==> flow/design.v <==
`timescale 1ns / 1ns
module k580vm80a
(
   input         pin_clk,        
   input         pin_f1,         
   input         pin_f2,         
   input         pin_reset,      
   output [15:0] pin_a,          
   output  [7:0] pin_dout,       
   input   [7:0] pin_din,        
   output        pin_aena,       
   output        pin_dena,       
   input         pin_hold,      
   output        pin_hlda,      
   input         pin_ready,     
   output        pin_wait,      
   input         pin_int,       
   output        pin_inte,      
   output        pin_sync,      
   output        pin_dbin,      
   output        pin_wr_n
);
wire  [7:0]    d;
reg   [7:0]    db, di;
reg   [15:0]   a;
wire           clk, f1, f2;
reg            abufena, db_ena, db_stb, dbin_pin, dbinf2;
reg            reset;
wire           ready;
wire           dbin_ext;
reg            t851, t404, t382, t383, t712, t735, t773;
reg            hold, hlda_pin;
wire           hlda, h889;
reg            wr_n, t1124, t1011, sync;
wire           ready_int;
reg   [15:0]   r16_pc, r16_hl, r16_de, r16_bc, r16_sp, r16_wz, mxo;
wire  [15:0]   mxi;
wire           mxr0, mxr1, mxr2, mxr3, mxr4, mxr5;
wire           mxwh, mxwl, mxrh, mxrl, mxw16, mxwadr;
wire           dec16, inc16, iad16;
reg            xchg_dh, xchg_tt, t3144;
wire           t1460, t1467, t1513, t1514, t1519;
wire           sy_inta, sy_wo_n, sy_hlta, sy_out, sy_m1, sy_inp, sy_memr;
reg            sy_stack;
wire           thalt, twt2;
reg            t1, t2, tw, t3, t4, t5;
reg            t1f1, t2f1, twf1, t3f1, t4f1, t5f1;
reg            m1, m2, m3, m4, m5;
reg            m1f1, m2f1, m3f1, m4f1, m5f1;
wire           start, ms0, ms1, m836, m839, m871;
reg            eom, t789, t887, t953, t976, t980;
reg            intr, inta, inte, mstart, minta;
wire           irq;
reg   [7:0]    i;
reg            i25, i14, i03;
wire           imx, acc_sel;
wire           id_op, id_io, id_in, id_popsw, id_pupsw,
               id_nop, id_lxi, id_inx, id_inr, id_dcr, id_idr, id_mvi, id_dad,
               id_dcx, id_opa, id_idm, id_hlt, id_mov, id_opm, id_pop, id_rst,
               id_cxx, id_jxx, id_rxx, id_ret, id_jmp, id_opi, id_out, id_11x,
               id_rlc, id_rxc, id_rar, id_sha, id_daa, id_cma, id_stc, id_cmc,
               id_add, id_adc, id_sub, id_sbb, id_ana, id_xra, id_ora, id_cmp,
               id_lsax, id_mvim, id_shld, id_lhld, id_mvmr, id_mvrm, id_push,
               id_xthl, id_sphl, id_pchl, id_xchg, id_call, id_eidi, id_stlda;
wire           id80, id81, id82, id83, id84, id85, id86, id00, id01,
               id02, id03, id04, id05, id06, id07, id08, id09, id10;
wire           goto, jmpflag;
reg            jmptake, tree0, tree1, tree2;
reg            t2806, t2817, t2819, t3047, t2998, t3363, t3403, t3335, t3361;
reg   [7:0]    xr, r, acc;
wire  [7:0]    x, s, c;
wire           cl, ch, daa, daa_6x, daa_x6;
wire           a398;
reg            a327, a357, a358;
wire           alu_xout, alu_xwr, alu_xrd, alu_ald, alu_awr, alu_ard,
               alu_rld, alu_r00, alu_rwr, alu_srd, alu_zrd, alu_frd;
reg            psw_z, psw_s, psw_p, psw_c, psw_ac, tmp_c;
reg            t2222, t1375, t1497, t1698, t1668, t1780, t1993, t1994;
reg            psw_ld, psw_wr, t2046, t2133, t2175;
assign clk        = pin_clk;
assign f1         = pin_f1;
assign f2         = pin_f2;
assign pin_a      = a;
assign pin_aena   = abufena;
assign pin_dout   = db;
assign pin_dena   = db_ena;
assign dbin_ext = dbinf2;
assign d[7]    = ~reset & ~alu_zrd &
               ( dbin_ext & di[7]
               | mxrl & mxo[7]
               | mxrh & mxo[15]
               | t1f1 & sy_memr
               | alu_xrd & xr[7]
               | alu_ard & acc[7]
               | alu_frd & psw_s
               | alu_srd & s[7] );
assign d[6]    = ~reset & ~alu_zrd &
               ( dbin_ext & di[6]
               | mxrl & mxo[6]
               | mxrh & mxo[14]
               | t1f1 & sy_inp
               | alu_xrd & xr[6]
               | alu_ard & acc[6]
               | alu_frd & psw_z
               | alu_srd & s[6] );
assign d[5]    = ~reset & ~alu_zrd &
               ( dbin_ext & di[5]
               | mxrl & mxo[5]
               | mxrh & mxo[13]
               | t1f1 & sy_m1
               | alu_xrd & xr[5]
               | alu_ard & acc[5]
               | alu_frd & 1'b0
               | alu_srd & s[5] );
assign d[4]    = ~reset & ~alu_zrd &
               ( dbin_ext & di[4]
               | mxrl & mxo[4]
               | mxrh & mxo[12]
               | t1f1 & sy_out
               | alu_xrd & xr[4]
               | alu_ard & acc[4]
               | alu_frd & psw_ac
               | alu_srd & s[4] );
assign d[3]    = ~reset & ~alu_zrd &
               ( dbin_ext & di[3]
               | mxrl & mxo[3]
               | mxrh & mxo[11]
               | t1f1 & sy_hlta
               | alu_xrd & xr[3]
               | alu_ard & acc[3]
               | alu_frd & 1'b0
               | alu_srd & s[3] );
assign d[2]    = ~reset & ~alu_zrd &
               ( dbin_ext & di[2]
               | mxrl & mxo[2]
               | mxrh & mxo[10]
               | t1f1 & sy_stack
               | alu_xrd & xr[2]
               | alu_ard & acc[2]
               | alu_frd & psw_p
               | alu_srd & s[2] );
assign d[1]    = ~reset & ~alu_zrd &
               ( dbin_ext & di[1]
               | mxrl & mxo[1]
               | mxrh & mxo[9]
               | t1f1 & sy_wo_n
               | alu_xrd & xr[1]
               | alu_ard & acc[1]
               | alu_frd & 1'b1
               | alu_srd & s[1] );
assign d[0]    = ~reset & ~alu_zrd &
               ( dbin_ext & di[0]
               | mxrl & mxo[0]
               | mxrh & mxo[8]
               | t1f1 & sy_inta
               | alu_xrd & xr[0]
               | alu_ard & acc[0]
               | alu_frd & psw_c
               | alu_srd & s[0] );
always @(posedge clk)
begin
   if (f2 & db_stb) db <= d;
   if (f2) abufena <=  (~twt2 | ~thalt) & ~hlda_pin;
   if (f1) db_stb <= t1 | (~sy_wo_n & t2);
   if (f1) t851 <= t1 | (~sy_wo_n & (t2 | tw | t3));
   if (f2) db_ena <= ~reset & t851;
end
always @(posedge clk)
begin
   if (f1) t404  <= pin_reset;
   if (f2) reset <= t404;
end
assign pin_hlda = hlda_pin;
assign hlda = hold & (t773 | (t3 & sy_wo_n) | (~m1 & sy_hlta) | t735);
assign h889 = t2f1 | twf1;
always @(posedge clk)
begin
   if (f1)  t712 <= ~sy_wo_n & t3;
   if (f2)  t735 <= t712;
   if (~f2) t382 <= pin_hold;
   if (f2)  t383 <= ((~t382 & hold) | t383);  
   if (~f2) t383 <= 1'b0;
   if (f2)  t773 <= hlda_pin;
   if (f1)  hlda_pin <= hlda;
end
always @(posedge clk)
begin
   if (reset)
      hold <= 1'b0;
   else
      if (f2)
         begin
            if (t382)
               begin
                  if (~sy_inta & h889) hold <= 1'b1;
               end
            else
               hold <= 1'b0;
         end
end
assign pin_dbin   = dbin_pin;
assign pin_wr_n   = wr_n;
assign pin_sync   = sync;
always @(posedge clk)
begin
   dbinf2 <= (f2 | dbin_pin) & ((t1124 & (m1f1 | ~sy_hlta)) | dbinf2);
   if (dbin_pin) di <= pin_din;
   if (f2) dbin_pin <= t1124 & (m1f1 | ~sy_hlta);
   if (f2) sync <= ~ready_int & t1011;
   if (f1) t1011 <= t1 & ~reset;
   if (f1) t1124 <= (t2 | tw) & sy_wo_n;
   if (f1) wr_n <= ~(t3 | tw) | ready_int | sy_wo_n;
end
assign ready_int = (m4 | m5) & id_dad;
assign ready = ready_int | pin_ready;
assign pin_wait = twf1;
assign      t1467    = tree1 | (id04 & t4f1 & ~id_xthl);
assign      t1519    = tree2 | (id00 & t4f1 & ~id_xthl);
assign      mxi      = inc16 ? (a + 16'h0001)
                     : dec16 ? (a - 16'h0001)
                     : a;
assign      inc16    = iad16 & ~dec16;
assign      dec16    = iad16 & id05 & (t4f1 | t5f1 | m4f1 | m5f1);
assign      iad16    = ~(id00 & (t4f1 | t5f1)) & (~minta | m5 | t3144);
assign      mxw16    = t3403;
assign      mxwadr   = t3363 | (t4f1 & ~id_dad & ~id_hlt);
assign      t1513    = (t4f1 & id07) | t3335;
assign      t1514    = (t4f1 & id08) | t3361;
assign      mxrh     = t2998 | (id08 & t4f1 & ~i03);
assign      mxrl     = t3047 | (id08 & t4f1 & i03);
assign      mxwh     = t2817 | (t2806 & ~i03);
assign      mxwl     = t2819 | (t2806 & i03);
assign      mxr0     = tree0;
assign      mxr1     =  xchg_dh & (((t1513 | t1514) & (~i14 & i25)) | t1519)
                     | ~xchg_dh & (t1513 | t1514) & (i14 & ~i25);
assign      mxr2     =  xchg_dh & (t1513 | t1514) & (i14 & ~i25)
                     | ~xchg_dh & (((t1513 | t1514) & (~i14 & i25)) | t1519);
assign      mxr3     = (t1513 | t1514) & (~i14 & ~i25);
assign      mxr4     = t1467 | (t1513 & i14 & i25);
assign      mxr5     = ~(t1467 | t1513 | t1514 | t1519 | mxr0);
always @ (posedge clk)
begin
      if (f1) t3144 <= t4 | t5 | (m4 & ~id02);
      xchg_tt <= id_xchg & t2;
      xchg_dh <= ~reset & ((xchg_tt & ~(id_xchg & t2)) ? ~xchg_dh : xchg_dh);
end
always @ (*)
case ({mxr0, mxr1, mxr2, mxr3, mxr4, mxr5})
   6'b100000:  mxo = r16_pc;
   6'b010000:  mxo = r16_hl;
   6'b001000:  mxo = r16_de;
   6'b000100:  mxo = r16_bc;
   6'b000010:  mxo = r16_sp;
   6'b000001:  mxo = r16_wz;
   default:    mxo = 16'h0000;
endcase
always @ (posedge clk)
if (f2)
begin
   if (mxwadr) a <= mxo;
   if (mxw16)
      begin
         if (mxr0) r16_pc <= mxi;
         if (mxr1) r16_hl <= mxi;
         if (mxr2) r16_de <= mxi;
         if (mxr3) r16_bc <= mxi;
         if (mxr4) r16_sp <= mxi;
         if (mxr5) r16_wz <= mxi;
      end
   else
      begin
         if (mxwl)
            begin
               if (mxr0) r16_pc[7:0] <= d;
               if (mxr1) r16_hl[7:0] <= d;
               if (mxr2) r16_de[7:0] <= d;
               if (mxr3) r16_bc[7:0] <= d;
               if (mxr4) r16_sp[7:0] <= d;
               if (mxr5) r16_wz[7:0] <= d;
            end
         if (mxwh)
            begin
               if (mxr0) r16_pc[15:8] <= d;
               if (mxr1) r16_hl[15:8] <= d;
               if (mxr2) r16_de[15:8] <= d;
               if (mxr3) r16_bc[15:8] <= d;
               if (mxr4) r16_sp[15:8] <= d;
               if (mxr5) r16_wz[15:8] <= d;
            end
      end
end
assign sy_hlta = id_hlt;
assign sy_m1   = m1;
assign sy_inp  = m5 & id_in;
assign sy_out  = m5 & id_out;
assign sy_inta = inta;
assign sy_memr = sy_wo_n & ~sy_inp & ~minta;
assign sy_wo_n  = m1 | m2 | m3 | (((m4 & ~id86) | (m5 & ~id85)) & ~ready_int);
always @(posedge clk)
begin
   if (f1)
      begin
         sy_stack <= (t1 & t1460)
                   | (t3 & m3 & id_cxx & ~jmptake)
                   | (t5 & m1 & id_rxx & ~jmptake);
      end
end
assign twt2    = (t2f1 | twf1) & ~start;
assign thalt   = ~m1 & sy_hlta;
always @(posedge clk)
begin
   if (f1)
      begin
         t1f1 <= t1 & ~reset;  
         t2f1 <= t2;
         twf1 <= tw;
         t3f1 <= t3;
         t4f1 <= t4;
         t5f1 <= t5;
      end
   if (f2)
      begin
         t1 <= start;
         t2 <= ~start & t1f1;
         tw <= ~start & (t2f1 | twf1) & (~ready | thalt);
         t3 <= ~start & (t2f1 | twf1) &  ready & ~thalt;
         t4 <= ~start & t3f1 & ms0 & ~ms1;
         t5 <= ~start & t4f1 & ms0 & ~ms1;
      end
end
assign m836 = m1f1 & id82;
assign m839 = ~t976 | ~sy_hlta;
assign m871 = t789 | id81;
assign start = ~m839
             | t953
             | (eom & ~(hold & t887))
             | (f2 & ((~t382 & hold) | t383) & ~(twf1 | t3f1 | t4f1 | t5f1));
assign ms0 = ~reset & m839 & ~(sy_stack & ~t1f1) & ~(eom & ~m836);
assign ms1 = ~reset & m839 & ~(sy_stack & ~t1f1) & ~(m871 & ~m836) & eom;
always @(posedge clk)
begin
   if (f1)
      begin
         t789 <= (id84 & m3) | (id83 & ~id_mvim & m4) | m5;
         t887 <= hold;
         t953 <= reset;
         t976 <= t980 & m4;
         eom <= t5
              | t4 & m1 & id80
              | t3 & m2
              | t3 & m3
              | t3 & m4
              | t3 & m5 & ~id_xthl;
      end
   if (f2)
      begin
         t980 <= sy_inta;
      end
end
always @(posedge clk)
begin
   if (f1)
      begin
         m1f1 <= m1;
         m2f1 <= m2;
         m3f1 <= m3;
         m4f1 <= m4;
         m5f1 <= m5;
      end
   if (f2)
      begin
         m1 <= (~ms0 & ~ms1) | (~ms1 & m1f1);
         m2 <= (~ms0 | ~ms1) & ((ms0 & m2f1) | (ms1 & m1f1));
         m3 <= (ms0 & m3f1) | (ms1 & m2f1);
         m4 <= (ms0 & m4f1) | (ms1 & m3f1) | (ms0 & ms1);
         m5 <= (ms0 & m5f1) | (ms1 & m4f1);
      end
end
assign irq = intr & inte & ~reset & ~hold;
assign pin_inte = inte;
always @(posedge clk)
begin
   if (f2) intr <= pin_int;
   if (f2) mstart <= ~ms0 & ~ms1;
   if (sy_inta) minta <= 1;
   if (f1 & t1 & m1) minta <= 0;
end
always @(posedge clk or posedge reset)
begin
   if (reset)
      begin
         inta <= 0;
         inte <= 0;
      end
   else
      begin
         if (f1)
            begin
               if (irq & ((tw & sy_hlta) | (mstart & ~id_eidi))) inta <= 1;
               if (~intr | id_eidi | (t5 & id_rst)) inta <= 0;
            end
         if (f2)
            begin
               if (t1f1 & id_eidi) inte <= i[3];
               if (t1f1 & sy_inta) inte <= 0;
            end
      end
end
function cmp
(
   input [7:0] i,
   input [7:0] c,
   input [7:0] m
);
   cmp = &(~(i ^ c) | m);
endfunction
assign imx     = ~(id_op | (id_mov & t4));
assign acc_sel = imx ? (i[5:3] == 3'b111) : (i[2:0] == 3'b111);
assign jmpflag =    (psw_c &  i14 & ~i25)     
                  | (psw_p & ~i14 &  i25)     
                  | (psw_z & ~i14 & ~i25)     
                  | (psw_s &  i14 &  i25);    
always @(posedge clk)
begin
   if (~f2 & (reset | (m1 & t3))) i <= pin_din;
   if (f1)
      begin
         i25 <= imx ? i[5] : i[2];
         i14 <= imx ? i[4] : i[1];
         i03 <= imx ? i[3] : i[0];
      end
end
assign goto    = id_rst | id_jmp | id_call | (jmptake & (id_cxx | id_jxx));
assign t1460   = (t1 & ( (m2 & id00)
                      | (m3 & id00)
                      | (m4 & (id01 | id04))
                      | (m5 & (id01 | id04)))
               | t2 & ( (m2 & id00)
                      | (m4 & id01)
                      | (m5 & id01))
               | t3 & ( (m4 & (id04 | id_sphl)))
               | t5 & ( (m1 & (id04 | id_sphl)))) & ~(~jmptake & id_cxx & t5);
always @(posedge clk)
begin
   if (f2 & t4f1)
      begin
         jmptake <= i03 ? jmpflag : ~jmpflag;
      end
   if (f1)
      begin
         tree0 <= t1 & ( (m1 & ~goto)
                       | (m2 & ~id_xthl)
                       | (m3 & ~id_xthl)
                       | (m4 & id02))
                | t2 & (  m1
                       | (m2 & ~id_xthl)
                       | (m3 & ~id_xthl)
                       | (m4 & (id02 | id_rst | id_cxx | id_call))
                       | (m5 & (id_rst | id_cxx | id_call)))
                | t3 & ( (m4 & (id_ret | id_rxx))
                       | (m5 & (id_ret | id_rxx)))
                | t5 & id_pchl;
         tree1 <= t1460;
         tree2 <= t1 & ( (m4 & (id_mov | id_idr | id_op))
                       | (m5 & id08))
                | t2 & ( (m4 & (id_shld | id00 | id_dad))
                       | (m5 & (id_shld | id00 | id_dad)))
                | t3 & ( (m4 & (id_lhld | id_dad))
                       | (m5 & (id_lhld | id_dad)))
                | t5 & m5;
         t2806 <= id08 & ((t3 & m4) | (t5 & m1));
         t2817 <= reset | (t3 & (m1 | m3 | (m4 & id_io) | (m5 & id06)));
         t2819 <= reset | (t3 & (m2 | (m4 & id06) | (m5 & id_rst)));
         t3047 <= m4 & (t1 | t2) & id_dad
                | t2 & ((m4 & id_shld) | (m5 & id03));
         t2998 <= (t1 | t2) & m5 & id_dad
                | t2 & ((m5 & id_shld) | (m4 & id03));
         t3403 <= t2 & ( (m1 | m2)
                       | (m3 & ~id_xthl)
                       | ((m4 | m5) & ~id_dad & ~id09))
                | t3 & m4 & id09
                | t5 & (m5 | (m1 & ~id08));
         t3363 <= t1 & (m1 | m2 | m3 | ((m4 | m5) & ~id_hlt & ~id_dad));
         t3335 <= id07 & ((t1 & (m4 | m5)) | (t3 & (m2 | m3)) | t5);
         t3361 <= t1 & m4 & id_lsax
                | t2 & id10 & ~sy_wo_n
                | t3 & id10 & sy_wo_n & (m4 | m5)
                | t5 & id08 & m1;
      end
end
assign id_nop     = cmp(i, 8'b00xxx000, 8'b00111000);
assign id_lxi     = cmp(i, 8'b00xx0001, 8'b00110000);
assign id_lsax    = cmp(i, 8'b000xx010, 8'b00011000);
assign id_inx     = cmp(i, 8'b00xx0011, 8'b00110000);
assign id_inr     = cmp(i, 8'b00xxx100, 8'b00111000);
assign id_dcr     = cmp(i, 8'b00xxx101, 8'b00111000);
assign id_idr     = cmp(i, 8'b00xxx10x, 8'b00111001);
assign id_mvi     = cmp(i, 8'b00xxx110, 8'b00111000);
assign id_dad     = cmp(i, 8'b00xx1001, 8'b00110000);
assign id_dcx     = cmp(i, 8'b00xx1011, 8'b00110000);
assign id_opa     = cmp(i, 8'b00xxx111, 8'b00111000);
assign id_idm     = cmp(i, 8'b0011010x, 8'b00000001);
assign id_stlda   = cmp(i, 8'b0011x010, 8'b00001000);
assign id_mvim    = cmp(i, 8'b00110110, 8'b00000000);
assign id_shld    = cmp(i, 8'b00100010, 8'b00000000);
assign id_lhld    = cmp(i, 8'b00101010, 8'b00000000);
assign id_mvmr    = cmp(i, 8'b01110xxx, 8'b00000111) & ~id_hlt;
assign id_mvrm    = cmp(i, 8'b01xxx110, 8'b00111000) & ~id_hlt;
assign id_hlt     = cmp(i, 8'b01110110, 8'b00000000);
assign id_mov     = cmp(i, 8'b01xxxxxx, 8'b00111111);
assign id_op      = cmp(i, 8'b10xxxxxx, 8'b00111111);
assign id_opm     = cmp(i, 8'b10xxx110, 8'b00111000);
assign id_pop     = cmp(i, 8'b11xx0001, 8'b00110000);
assign id_push    = cmp(i, 8'b11xx0101, 8'b00110000);
assign id_rst     = cmp(i, 8'b11xxx111, 8'b00111000);
assign id_xthl    = cmp(i, 8'b11100011, 8'b00000000);
assign id_sphl    = cmp(i, 8'b11111001, 8'b00000000);
assign id_pchl    = cmp(i, 8'b11101001, 8'b00000000);
assign id_xchg    = cmp(i, 8'b11101011, 8'b00000000);
assign id_cxx     = cmp(i, 8'b11xxx100, 8'b00111000);
assign id_jxx     = cmp(i, 8'b11xxx010, 8'b00111000);
assign id_rxx     = cmp(i, 8'b11xxx000, 8'b00111000);
assign id_ret     = cmp(i, 8'b110x1001, 8'b00010000);
assign id_call    = cmp(i, 8'b11xx1101, 8'b00110000);
assign id_eidi    = cmp(i, 8'b1111x011, 8'b00001000);
assign id_jmp     = cmp(i, 8'b1100x011, 8'b00001000);
assign id_io      = cmp(i, 8'b1101x011, 8'b00001000);
assign id_opi     = cmp(i, 8'b11xxx110, 8'b00111000);
assign id_in      = cmp(i, 8'b11011011, 8'b00000000);
assign id_popsw   = cmp(i, 8'b11110001, 8'b00000000);
assign id_out     = cmp(i, 8'b11010011, 8'b00000000);
assign id_11x     = cmp(i, 8'b11xxxxxx, 8'b00111111);
assign id_pupsw   = cmp(i, 8'b11110101, 8'b00000000);
assign id_rxc     = ~i[5] & i[3] & id_opa;
assign id_sha     = ~i[5]        & id_opa;
assign id_rlc     = (i[5:3] == 3'b000) & id_opa;
assign id_rar     = (i[5:3] == 3'b011) & id_opa;
assign id_daa     = (i[5:3] == 3'b100) & id_opa;
assign id_cma     = (i[5:3] == 3'b101) & id_opa;
assign id_stc     = (i[5:3] == 3'b110) & id_opa;
assign id_cmc     = (i[5:3] == 3'b111) & id_opa;
assign id_add     = (i[5:3] == 3'b000) & (id_op | id_opi);
assign id_adc     = (i[5:3] == 3'b001) & (id_op | id_opi);
assign id_sub     = (i[5:3] == 3'b010) & (id_op | id_opi);
assign id_sbb     = (i[5:3] == 3'b011) & (id_op | id_opi);
assign id_ana     = (i[5:3] == 3'b100) & (id_op | id_opi);
assign id_xra     = (i[5:3] == 3'b101) & (id_op | id_opi);
assign id_ora     = (i[5:3] == 3'b110) & (id_op | id_opi);
assign id_cmp     = (i[5:3] == 3'b111) & (id_op | id_opi);
assign id80       = id_lxi  | id_pop   | id_opm  | id_idm  | id_dad
                  | id_xthl | id_xchg  | id_jxx  | id_ret  | id_eidi
                  | id_nop  | id_stlda | id_mvmr | id_mvrm | id_hlt
                  | id_opa  | id_mvim  | id_jmp  | id_io   | id_opi
                  | id_mvi  | id_lsax  | id_lhld | id_shld | id_op;
assign id81       = id_dcx  | id_inx   | id_sphl | id_pchl | id_xchg
                  | id_eidi | id_nop   | id_opa  | id_op   | id_mov
                  | (id_idr & ~id82);
assign id82       = id_pop  | id_push  | id_opm  | id_idm  | id_dad
                  | id_rst  | id_ret   | id_rxx  | id_mvrm | id_mvmr
                  | id_hlt  | id_mvim  | id_io   | id_opi  | id_mvi
                  | id_lsax;
assign id83       = id_opm  | id_stlda | id_mvmr | id_mvrm | id_opi
                  | id_mvi  | id_lsax;
assign id84       = id_lxi  | id_jxx   | id_jmp;
assign id85       = id_push | id_idm   | id_rst  | id_xthl | id_cxx
                  | id_call | id_mvim  | id_shld | (id_io & ~i[3]);
assign id86       = id_push | id_rst   | id_xthl | id_cxx  | id_call
                  | id_mvmr | id_shld  | (~i[3] & (id_lsax | id_stlda));
assign id00       = id_xthl   | id_pchl  | id_sphl;
assign id01       = id_pop    | id_rxx   | id_ret;
assign id02       = id_mvi    | id_opi   | id_io;
assign id03       = id_rst    | id_push  | id_xthl | id_cxx  | id_call;
assign id04       = id_rst    | id_push  | id_xthl | id_cxx  | id_call;
assign id05       = id_rst    | id_push  | id_xthl | id_cxx  | id_call | id_dcx;
assign id06       = id_pop    | id_rxx   | id_ret  | id_dad  | id_lhld | id_io;
assign id07       = id_dcx    | id_inx   | id_lxi  | id_dad;
assign id08       = id_mov    | id_mvi   | id_idr  | id_op;
assign id09       = id_rst    | id_push  | id_xthl | id_cxx  | id_call | id_shld;
assign id10       = id_pop    | id_push  | id_mvrm | id_mvi;
assign alu_xwr  =  (a327 | t4f1 & (id_rst | id_out | ~id_11x));
assign alu_xout = ~(id_sub | id_sbb | id_cmp | id_cma);
assign alu_xrd  = t1698 | a358;
assign x = alu_xout ? xr : ~xr;
assign alu_ald = t2222 & ( id_adc | id_add | id_daa | id_xra | id_sbb
                         | id_sub | id_ana | id_ora | id_sha | id_cma);
assign alu_ard = t1375 | a398;
assign alu_awr = t1497 | a357;
assign alu_r00 = id_dcr & t4f1;
assign alu_srd = t1668;
assign alu_rwr = t1780;
assign alu_rld = t4f1 & (id_sha | id_op | id_opi);
assign daa = id_daa & t4f1;
assign daa_x6 = (acc[3] & (acc[2] | acc[1])) | psw_ac;
assign daa_6x = ((acc[3] & (acc[2] | acc[1])) & acc[4] & acc[7])
              | (acc[7] & (acc[6] | acc[5])) | tmp_c;
assign s  = {7'b0000000, id_rlc & c[7]}
          | ((id_rxc | id_ora | id_ana | id_xra) ? 8'h00 : (x + r + cl))
          | (id_rxc  ? {ch, r[7:1]} : 8'h00)
          | (id_ora  ? (x | r) : 8'h00)
          | (id_ana  ? (x & r) : 8'h00)
          | (id_xra  ? (x ^ r) : 8'h00);
assign cl = tmp_c & ~id_daa & ~id_rlc & ~id_ora & ~id_xra & ~id_rxc;
assign ch = tmp_c & id_rar | r[0] & ~id_rar;
assign c[0] = (r[0] & x[0]) | (cl & (r[0] | x[0]));
assign c[1] = (r[1] & x[1]) | (c[0] & (r[1] | x[1]));
assign c[2] = (r[2] & x[2]) | (c[1] & (r[2] | x[2]));
assign c[3] = (r[3] & x[3]) | (c[2] & (r[3] | x[3]));
assign c[4] = (r[4] & x[4]) | (c[3] & (r[4] | x[4]));
assign c[5] = (r[5] & x[5]) | (c[4] & (r[5] | x[5]));
assign c[6] = (r[6] & x[6]) | (c[5] & (r[6] | x[6]));
assign c[7] = (r[7] & x[7]) | (c[6] & (r[7] | x[7]));
assign alu_frd = t2046;  
assign alu_zrd = m1f1 & t3f1;
assign a398 = t1993 & ((t1994 & id08) | id_opa | id_stlda | id_lsax | id_io);
always @(posedge clk)
begin
   if (f1)
      begin
         t1375 <= t2 & m4 & id_pupsw;
         t1497 <= t3 & m5 & id_popsw;
         t1698 <= t5 & m1 & ~id_inr & ~id_dcr
                | t3 & m5 & id_rst;
         t1668 <= t2 & m5 & (id_inr | id_dcr)
                | t3 & m5 & id_dad
                | t3 & m4 & id_dad
                | t5 & m1 & (id_inr | id_dcr);
         t1780 <= t3 & m1
                | t1 & (m4 | m5) & id_dad;
         t2222 <= (t2 & m1) | (t1 & m5);
         a327  <= t3 & m4 & ~(id_dad | id_out | id_rst)
                | t2 & (m4 | m5) & id_dad;
         a357  <= t3 & m5 & (id_io | id_mvim) & sy_wo_n
                | t3 & m4 & (id_stlda | id_lsax | id_mvmr) & sy_wo_n
                | acc_sel & id08 & (t5 & m1 | t3 & m4);
         a358  <= t2 &  ~sy_wo_n & (id_io | id_mvim | id_stlda | id_lsax | id_mvmr);
         psw_ld   <= t3 & m4 & id_popsw;
         psw_wr   <= t2 & m1 & (id_opi | id_inr | id_dcr | id_daa | id_op);
         t2046    <= t2 & m5 & id_pupsw;   
         t1993    <= t4 & m1;
         t1994    <= acc_sel;
         t2133    <= ~id_rxc & c[7];
         t2175    <= t3 & m1
                   | t2 & m5 & id_dad;
      end
end
always @(posedge clk)
begin
   if (f2)
      begin
         if (alu_xwr) xr <= id_rst ? (i & 8'b00111000) : d;
         if (alu_awr) acc <= d;
         if (alu_ald) acc <= s;
         if (alu_rld) r <= acc;
         if (alu_rwr) r <= d;
         if (alu_r00) r <= 8'hff;
         if (daa)
            begin
               r[1] <= daa_x6;
               r[2] <= daa_x6;
               r[5] <= daa_6x;
               r[6] <= daa_6x;
            end
         if (psw_ld)
            begin
               psw_c  <= d[0];  
               psw_p  <= d[2];
               psw_ac <= d[4];
               psw_z  <= d[6];
               psw_s  <= d[7];
            end
         if (psw_wr)
            begin
               psw_p  <= ~(^s);
               psw_ac <= (c[3] & ~id_xra & ~id_ora & ~id_rxc) | (id_ana & (x[3] | r[3]));
               psw_z  <= ~(|s);
               psw_s  <= s[7];
            end
         if (t2222)
            begin
               if (id_xra | id_stc | id_ora | id_ana | id_cmc)
                  psw_c <= ~tmp_c;
               if (id_cmp | id_sbb | id_sub)
                  psw_c <= ~(t2133 | id_rxc & x[0]);
               if (id_dad | id_sha | id_adc | id_add)
                  psw_c <= t2133 | id_rxc & x[0];
            end
         if (daa & daa_6x)
                  psw_c <= 1'b1;
         if (t2175)
            tmp_c <= psw_c;
         if (t4f1)
            begin
               if (id_sbb)
                  tmp_c <= ~psw_c;
               if (id_inr | id_ora | id_xra | id_ana | id_cmp | id_sub)
                  tmp_c <= 1'b1;
               if (id_dad | id_cma | id_dcr | id_add | id_stc)
                  tmp_c <= 1'b0;
            end
      end
end
endmodule
# From RTL to reports: k580vm80a
# What the tools print for k580vm80a, step after step.
# Line numbers count from 1 in the design file above.
# Operators: Yosys type, input widths -> output width; for muxes data width and select width s.
# Cell names lack the library's common part.
inputs:
  top: "k580vm80a"
  clk_port: "pin_clk"
  lib: "sky130hd"
  pvt_corner: "tt_025C_1v80"

# Word level
# Counts by Yosys on the flattened word-level netlist (proc, flatten, opt, wreduce; memories kept). Register bits leave out memories and registers merged into their read ports (data or address). Print and check cells are left out. Cells with the same type and inputs are merged into one.
classes:
  add_sub_neg: 4
  n_eq: 18
  muxes: 106
  logic: 916
  n_reduce_logical: 75
ops:
  columns: ["operator", "count"]
  rows:
  - ["$mux 8", 50]
  - ["$or 1x1->1", 384]
  - ["$and 1x1->1", 372]
  - ["$not 8->8", 44]
  - ["$reduce_and 8->1", 12]
  - ["$pmux 16 s6", 1]
  - ["$not 1->1", 74]
  - ["$reduce_and 5->1", 13]
  - ["$mux 1", 50]
  - ["$reduce_and 6->1", 8]
  - ["$reduce_and 7->1", 6]
  - ["$or 8x8->8", 5]
  - ["$not 5->5", 7]
  - ["$not 3->3", 11]
  - ["$mux 16", 2]
  - ["$reduce_and 3->1", 10]
  - ["$not 6->6", 5]
  - ["$reduce_and 2->1", 12]
  - ["$not 4->4", 5]
  - ["$add 16x1->16 const B", 1]
  - ["$sub 16x1->16 const B", 1]
  - ["$eq 3x3->1 const B", 5]
  - ["$not 2->2", 6]
  - ["$reduce_bool 2->1", 6]
  - ["$reduce_and 4->1", 3]
  - ["$or 1x8->8", 1]
  - ["$add 8x1->8", 1]
  - ["$add 8x8->8", 1]
# Not listed: further kinds 19, cells in them 23.
bits:
  register_bits: 253
  inputBits: 15
  output_inout_bits: 32

# Longest topological paths
# Yosys ltp: most cells in a row. Word level: on the elaborated netlist, between registers, memories and ports. Mapped: between sequential cells and ports; inverters and the memories' decode and read muxes count.
logic_depth:
  word_depth: 40
  ABC_AREA: 0
  depth_mapped: 22
  mapped_depth_nobuf: 19

# Netlist
# The flow's flattened synthesis, as Yosys stat reports it; memories are mapped. The netlist is that of the ABC_AREA named above (0 if unset); the other value can give another one.
# The area totals of this step are shown rounded.
mapped:
  cells: 1319
  yosys_area_um2: 14000
  sequential_area_um2: 7500
  ffs: 253
by_type:
  columns: ["cell_type", "count", "type_area_um2"]
  rows:
  - ["edfxtp_1", 245, 7.36E+03]
  - ["nand2_1", 141, 529.258]
  - ["a21oi_1", 82, 410.394]
  - ["o21ai_0", 81, 405.389]
  - ["nor2_1", 107, 401.635]
  - ["ha_1", 21, 262.752]
  - ["nand3_1", 47, 235.226]
  - ["inv_1", 51, 191.434]
  - ["clkbuf_1", 43, 161.405]
  - ["nor3_1", 32, 160.154]
  - ["a222oi_1", 15, 150.144]
  - ["xor2_1", 17, 148.893]
  - ["nand2b_1", 21, 131.376]
  - ["a221oi_1", 14, 122.618]
  - ["a22o_1", 14, 122.618]
  - ["dfxtp_1", 6, 120.115]
  - ["mux2i_1", 12, 120.115]
  - ["o211ai_1", 16, 120.115]
# Other cell types: 81; their cells: 354.

# Timing after synthesis
# OpenSTA on the mapped netlist: ideal clock, no wires. The path of least setup slack (recovery checks aside). Input and output delay are each 20% of the period. Register names are those of the netlist, which keeps one name where synthesis merged equal registers.
synth_path:
  kind: "register -> register"
  start: "reg i[2]"
  end: "reg psw_p"
  clock_period_ns: 8.0
  setup_time_ns: 0.272
  t_first_pin_ns: 0.000
  t_arrival_ns: 4.650
  required_time_ns: 7.728
  slack_ns: 3.078
  path_delay_ns: 4.922
  stages: 22
  n_path_buf: 3
  synth_period_reached_ns: 4.922
# "path_delay_ns" = arrival - input delay + setup time.
# "stages": output pins that drive a net of the path, with the launching flip-flop's if there is one; two outputs of one cell count as two.
# "synth_period_reached_ns" = period - worst setup slack (recovery checks aside). The figure is calculated, with input and output delays left at 20% of the set period.
# The rows between start and end are the longest chain of elaborated cells between them; the timing report does not say that the signal goes this way. Where chains are equally long, one stands for them.
# A line is the first line of the expression or statement that the cell stems from. Yosys adds cells for indexed reads and writes and turns some case tables into memories.
synth_via:
  path_cell_list: "edfxtp_1 > buf_4 > buf_2 > nand3b_1 > a21oi_1 > buf_2 > a22oi_1 > o21ai_1 > xor2_1 > inv_1 > ha_1 > nor2b_1 > o21ai_0 > a21oi_1 > o21a_1 > o21a_1 > or3_1 > a31oi_1 > ha_1 > xor2_1 > xnor2_1 > o22ai_1"
  elab_chain_cells: 35
synth_rtl:
  columns: ["element", "line_no", "rtl"]
  rows:
  - ["start, declared", 54, "reg   [7:0]    i;"]
  - ["start, assigned", 425, "if (~f2 & (reset | (m1 & t3))) i <= pin_din;"]
  - ["$not 3->3", null, null]
  - ["$not 8->8", 415, "cmp = &(~(i ^ c) | m);"]
  - ["$reduce_and 5->1", 415, null]
  - ["$and 1x1->1", 538, "assign id_daa     = (i[5:3] == 3'b100) & id_opa;"]
  - ["$not 1->1", 602, "assign cl = tmp_c & ~id_daa & ~id_rlc & ~id_ora & ~id_xra & ~id_rxc;"]
  - ["$and 1x1->1 (5 in a row)", 602, null]
  - ["$and 1x1->1", 604, "assign c[0] = (r[0] & x[0]) | (cl & (r[0] | x[0]));"]
  - ["[14 not listed]", null, null]
  - ["$or 1x1->1", 611, "assign c[7] = (r[7] & x[7]) | (c[6] & (r[7] | x[7]));"]
  - ["$and 1x1->1", 596, "assign s  = {7'b0000000, id_rlc & c[7]}"]
  - ["$or 1x8->8", 596, null]
  - ["$or 8x8->8 (4 in a row)", 596, null]
  - ["$reduce_xor 8->1", 673, "psw_p  <= ~(^s);"]
  - ["$not 1->1", 673, null]
  - ["$mux 1", 671, "if (psw_wr)"]
  - ["end, assigned", 666, "psw_p  <= d[2];"]
  - ["end, assigned", 673, null]
  - ["end, declared", 77, "reg            psw_z, psw_s, psw_p, psw_c, psw_ac, tmp_c;"]

# Path in the finished layout
# Path of least setup slack in the final report of stored run 1 (OpenROAD, finished layout, wires in). Where an end is a register, its clock arrival counts in the times.
layout_path:
  kind: "register -> register"
  start: "reg i[0]"
  end: "reg r16_sp[12]"
  clock_period_ns: 4.91
  setup_time_ns: 0.25
  t_first_pin_ns: 0.54
  t_arrival_ns: 4.95
  required_time_ns: 5.20
  slack_ns: 0.25
  stages: 22
  n_path_buf: 3
# The rows between start and end are the longest chain of elaborated cells between them; the timing report does not say that the signal goes this way. Where chains are equally long, one stands for them.
# The path ends at the data pin of a flip-flop with enable; ways to the enable are not counted.
layout_via:
  path_cell_list: "edfxtp_1 > buf_4 > and2_1 > a311o_1 > o311ai_0 > nor2_1 > nand2_1 > inv_1 > fa_1 > inv_1 > fa_1 > a21o_1 > a21oi_2 > a21oi_1 > nor3_1 > a211oi_1 > o2111a_1 > o221ai_1 > a21oi_1 > buf_4 > o2bb2ai_1 > buf_4"
  elab_chain_cells: 29
layout_rtl:
  columns: ["element", "line_no", "rtl"]
  rows:
  - ["start, declared", 54, "reg   [7:0]    i;"]
  - ["start, assigned", 425, "if (~f2 & (reset | (m1 & t3))) i <= pin_din;"]
  - ["$not 5->5", null, null]
  - ["$not 8->8", 415, "cmp = &(~(i ^ c) | m);"]
  - ["$reduce_and 5->1", 415, null]
  - ["$or 1x1->1 (4 in a row)", 573, "assign id04       = id_rst    | id_push  | id_xthl | id_cxx  | id_call;"]
  - ["$and 1x1->1 (2 in a row)", 217, "assign      t1467    = tree1 | (id04 & t4f1 & ~id_xthl);"]
  - ["$or 1x1->1", 217, null]
  - ["$or 1x1->1 (4 in a row)", 240, "assign      mxr5     = ~(t1467 | t1513 | t1514 | t1519 | mxr0);"]
  - ["[2 not listed]", null, null]
  - ["$pmux 16 s6", 248, "case ({mxr0, mxr1, mxr2, mxr3, mxr4, mxr5})"]
  - ["$and 1x1->1", 117, "| mxrl & mxo[4]"]
  - ["$or 1x1->1 (7 in a row)", 116, "( dbin_ext & di[4]"]
  - ["$and 1x1->1", 115, "assign d[4]    = ~reset & ~alu_zrd &"]
  - ["$mux 8", 287, "if (mxr4) r16_sp[15:8] <= d;"]
  - ["$mux 8", 281, "if (mxwh)"]
  - ["$mux 8", 261, "if (mxw16)"]
  - ["end, assigned", 267, "if (mxr4) r16_sp <= mxi;"]
  - ["end, assigned", 287, null]
  - ["end, declared", 36, "reg   [15:0]   r16_pc, r16_hl, r16_de, r16_bc, r16_sp, r16_wz, mxo;"]

Measured data: module k580vm80a, platform sky130hd, 4 stored runs of the flow under differing settings, order arbitrary. Input and output delays are each 20% of the period that was set; the output load is 0.01 pF.
By "achieved_period_ns" is meant the clock period of the run minus its worst setup slack. This is arithmetic on one report: input and output delays are still those of the set period (20% each).
"worst_path_allowed_less_slack_ns" = time allowed to the worst setup path (clock period - input delay - output delay, where it has them) - its slack; a late launch clock adds to it, a late capture clock takes from it.
"power.total_uw" rests on the timing tool's default activity at the inputs, not on a simulated workload.
The results are shown rounded.

--- stored run 1 ---
==> flow/run.sh <==
#!/bin/bash
# the make line also repeats the synthesis and layout settings of config.mk as NAME=value (left out here)
make -C /OpenROAD-flow-scripts/flow DESIGN_CONFIG=/design/flow/config.mk WORK_HOME=/design/flow/orfs CLKGATE_MAP_FILE= finish
==> flow/config.mk <==
export PLATFORM = sky130hd
export DESIGN_NAME = k580vm80a
export DESIGN_NICKNAME = k580vm80a
export VERILOG_FILES = /design/flow/design.v
export SDC_FILE = /design/flow/constraint.sdc
export NUM_CORES = 4
export LEC_CHECK = 0
export CAP_MARGIN = 20
export CELL_PAD_IN_SITES_DETAIL_PLACEMENT = 0
export CELL_PAD_IN_SITES_GLOBAL_PLACEMENT = 3
export CORE_MARGIN = 2
export CORE_UTILIZATION = 25
export GPL_ROUTABILITY_DRIVEN = 1
export GPL_TIMING_DRIVEN = 1
export MAX_ROUTING_LAYER = met5
export PLACE_DENSITY_LB_ADDON = 0.21
export SLEW_MARGIN = 30
==> flow/constraint.sdc <==
create_clock -name core_clock -period 4.91 [get_ports {pin_clk}]
set_input_delay 0.9820 -clock core_clock [delete_from_list [all_inputs] [get_ports {pin_clk}]]
set_output_delay 0.9820 -clock core_clock [all_outputs]
set_load 0.01 [all_outputs]

==> results, as YAML <==
results:
  final_util_pct: 31
  fin_tns_ns: 0.000
  total_die_area_um2: 58000
  worst_path_allowed_less_slack_ns: 4.66
  timing.worst_path_kind: "register -> register"
  worst_setup_slack_ns: 0.25
  synth_chip_area_um2: 14000
  stdcell_area_um2: 17000
  power.total_uw: 6500
  achieved_period_ns: 4.656

--- stored run 2 ---
==> flow/run.sh <==
#!/bin/bash
# the make line also repeats the synthesis and layout settings of config.mk as NAME=value (left out here)
make -C /OpenROAD-flow-scripts/flow DESIGN_CONFIG=/design/flow/config.mk WORK_HOME=/design/flow/orfs CLKGATE_MAP_FILE= finish
==> flow/config.mk <==
export PLATFORM = sky130hd
export DESIGN_NAME = k580vm80a
export DESIGN_NICKNAME = k580vm80a
export VERILOG_FILES = /design/flow/design.v
export SDC_FILE = /design/flow/constraint.sdc
export NUM_CORES = 4
export LEC_CHECK = 0
export CAP_MARGIN = 35
export CORE_MARGIN = 2
export CORE_UTILIZATION = 40
export CTS_CLUSTER_SIZE = 56
export MIN_ROUTING_LAYER = met2
export SLEW_MARGIN = 20
export TNS_END_PERCENT = 40
==> flow/constraint.sdc <==
create_clock -name core_clock -period 3.88 [get_ports {pin_clk}]
set_input_delay 0.7760 -clock core_clock [delete_from_list [all_inputs] [get_ports {pin_clk}]]
set_output_delay 0.7760 -clock core_clock [all_outputs]
set_load 0.01 [all_outputs]

==> results, as YAML <==
results:
  final_util_pct: 54
  fin_tns_ns: -19
  total_die_area_um2: 37000
  worst_path_allowed_less_slack_ns: 4.14
  timing.worst_path_kind: "register -> register"
  worst_setup_slack_ns: -0.26
  synth_chip_area_um2: 14000
  stdcell_area_um2: 19000
  power.total_uw: 8200
  achieved_period_ns: 4.142

--- stored run 3 ---
==> flow/run.sh <==
#!/bin/bash
# the make line also repeats the synthesis and layout settings of config.mk as NAME=value (left out here)
make -C /OpenROAD-flow-scripts/flow DESIGN_CONFIG=/design/flow/config.mk WORK_HOME=/design/flow/orfs CLKGATE_MAP_FILE= finish
==> flow/config.mk <==
export PLATFORM = sky130hd
export DESIGN_NAME = k580vm80a
export DESIGN_NICKNAME = k580vm80a
export VERILOG_FILES = /design/flow/design.v
export SDC_FILE = /design/flow/constraint.sdc
export NUM_CORES = 4
export LEC_CHECK = 0
export ABC_AREA = 1
export CAP_MARGIN = 20
export CELL_PAD_IN_SITES_GLOBAL_PLACEMENT = 2
export CORE_ASPECT_RATIO = 0.97
export CORE_MARGIN = 3
export CORE_UTILIZATION = 62
export MAX_ROUTING_LAYER = met5
export SLEW_MARGIN = 20
==> flow/constraint.sdc <==
create_clock -name core_clock -period 3.88 [get_ports {pin_clk}]
set_input_delay 0.7760 -clock core_clock [delete_from_list [all_inputs] [get_ports {pin_clk}]]
set_output_delay 0.7760 -clock core_clock [all_outputs]
set_load 0.01 [all_outputs]

==> results, as YAML <==
outcome: "did not finish, placement stopped with GPL-0301"

--- stored run 4 ---
==> flow/run.sh <==
#!/bin/bash
# the make line also repeats the synthesis and layout settings of config.mk as NAME=value (left out here)
make -C /OpenROAD-flow-scripts/flow DESIGN_CONFIG=/design/flow/config.mk WORK_HOME=/design/flow/orfs CLKGATE_MAP_FILE= finish
==> flow/config.mk <==
export PLATFORM = sky130hd
export DESIGN_NAME = k580vm80a
export DESIGN_NICKNAME = k580vm80a
export VERILOG_FILES = /design/flow/design.v
export SDC_FILE = /design/flow/constraint.sdc
export NUM_CORES = 4
export LEC_CHECK = 0
export ABC_AREA = 1
export CAP_MARGIN = 20
export CELL_PAD_IN_SITES_GLOBAL_PLACEMENT = 2
export CORE_ASPECT_RATIO = 0.97
export CORE_MARGIN = 3
export CORE_UTILIZATION = 62
export MAX_ROUTING_LAYER = met5
export MIN_ROUTING_LAYER = met2
export PLACE_DENSITY = 0.53
export SLEW_MARGIN = 20
==> flow/constraint.sdc <==
create_clock -name core_clock -period 3.88 [get_ports {pin_clk}]
set_input_delay 0.7760 -clock core_clock [delete_from_list [all_inputs] [get_ports {pin_clk}]]
set_output_delay 0.7760 -clock core_clock [all_outputs]
set_load 0.01 [all_outputs]

==> results, as YAML <==
outcome: "did not finish, placement stopped with GPL-0301"
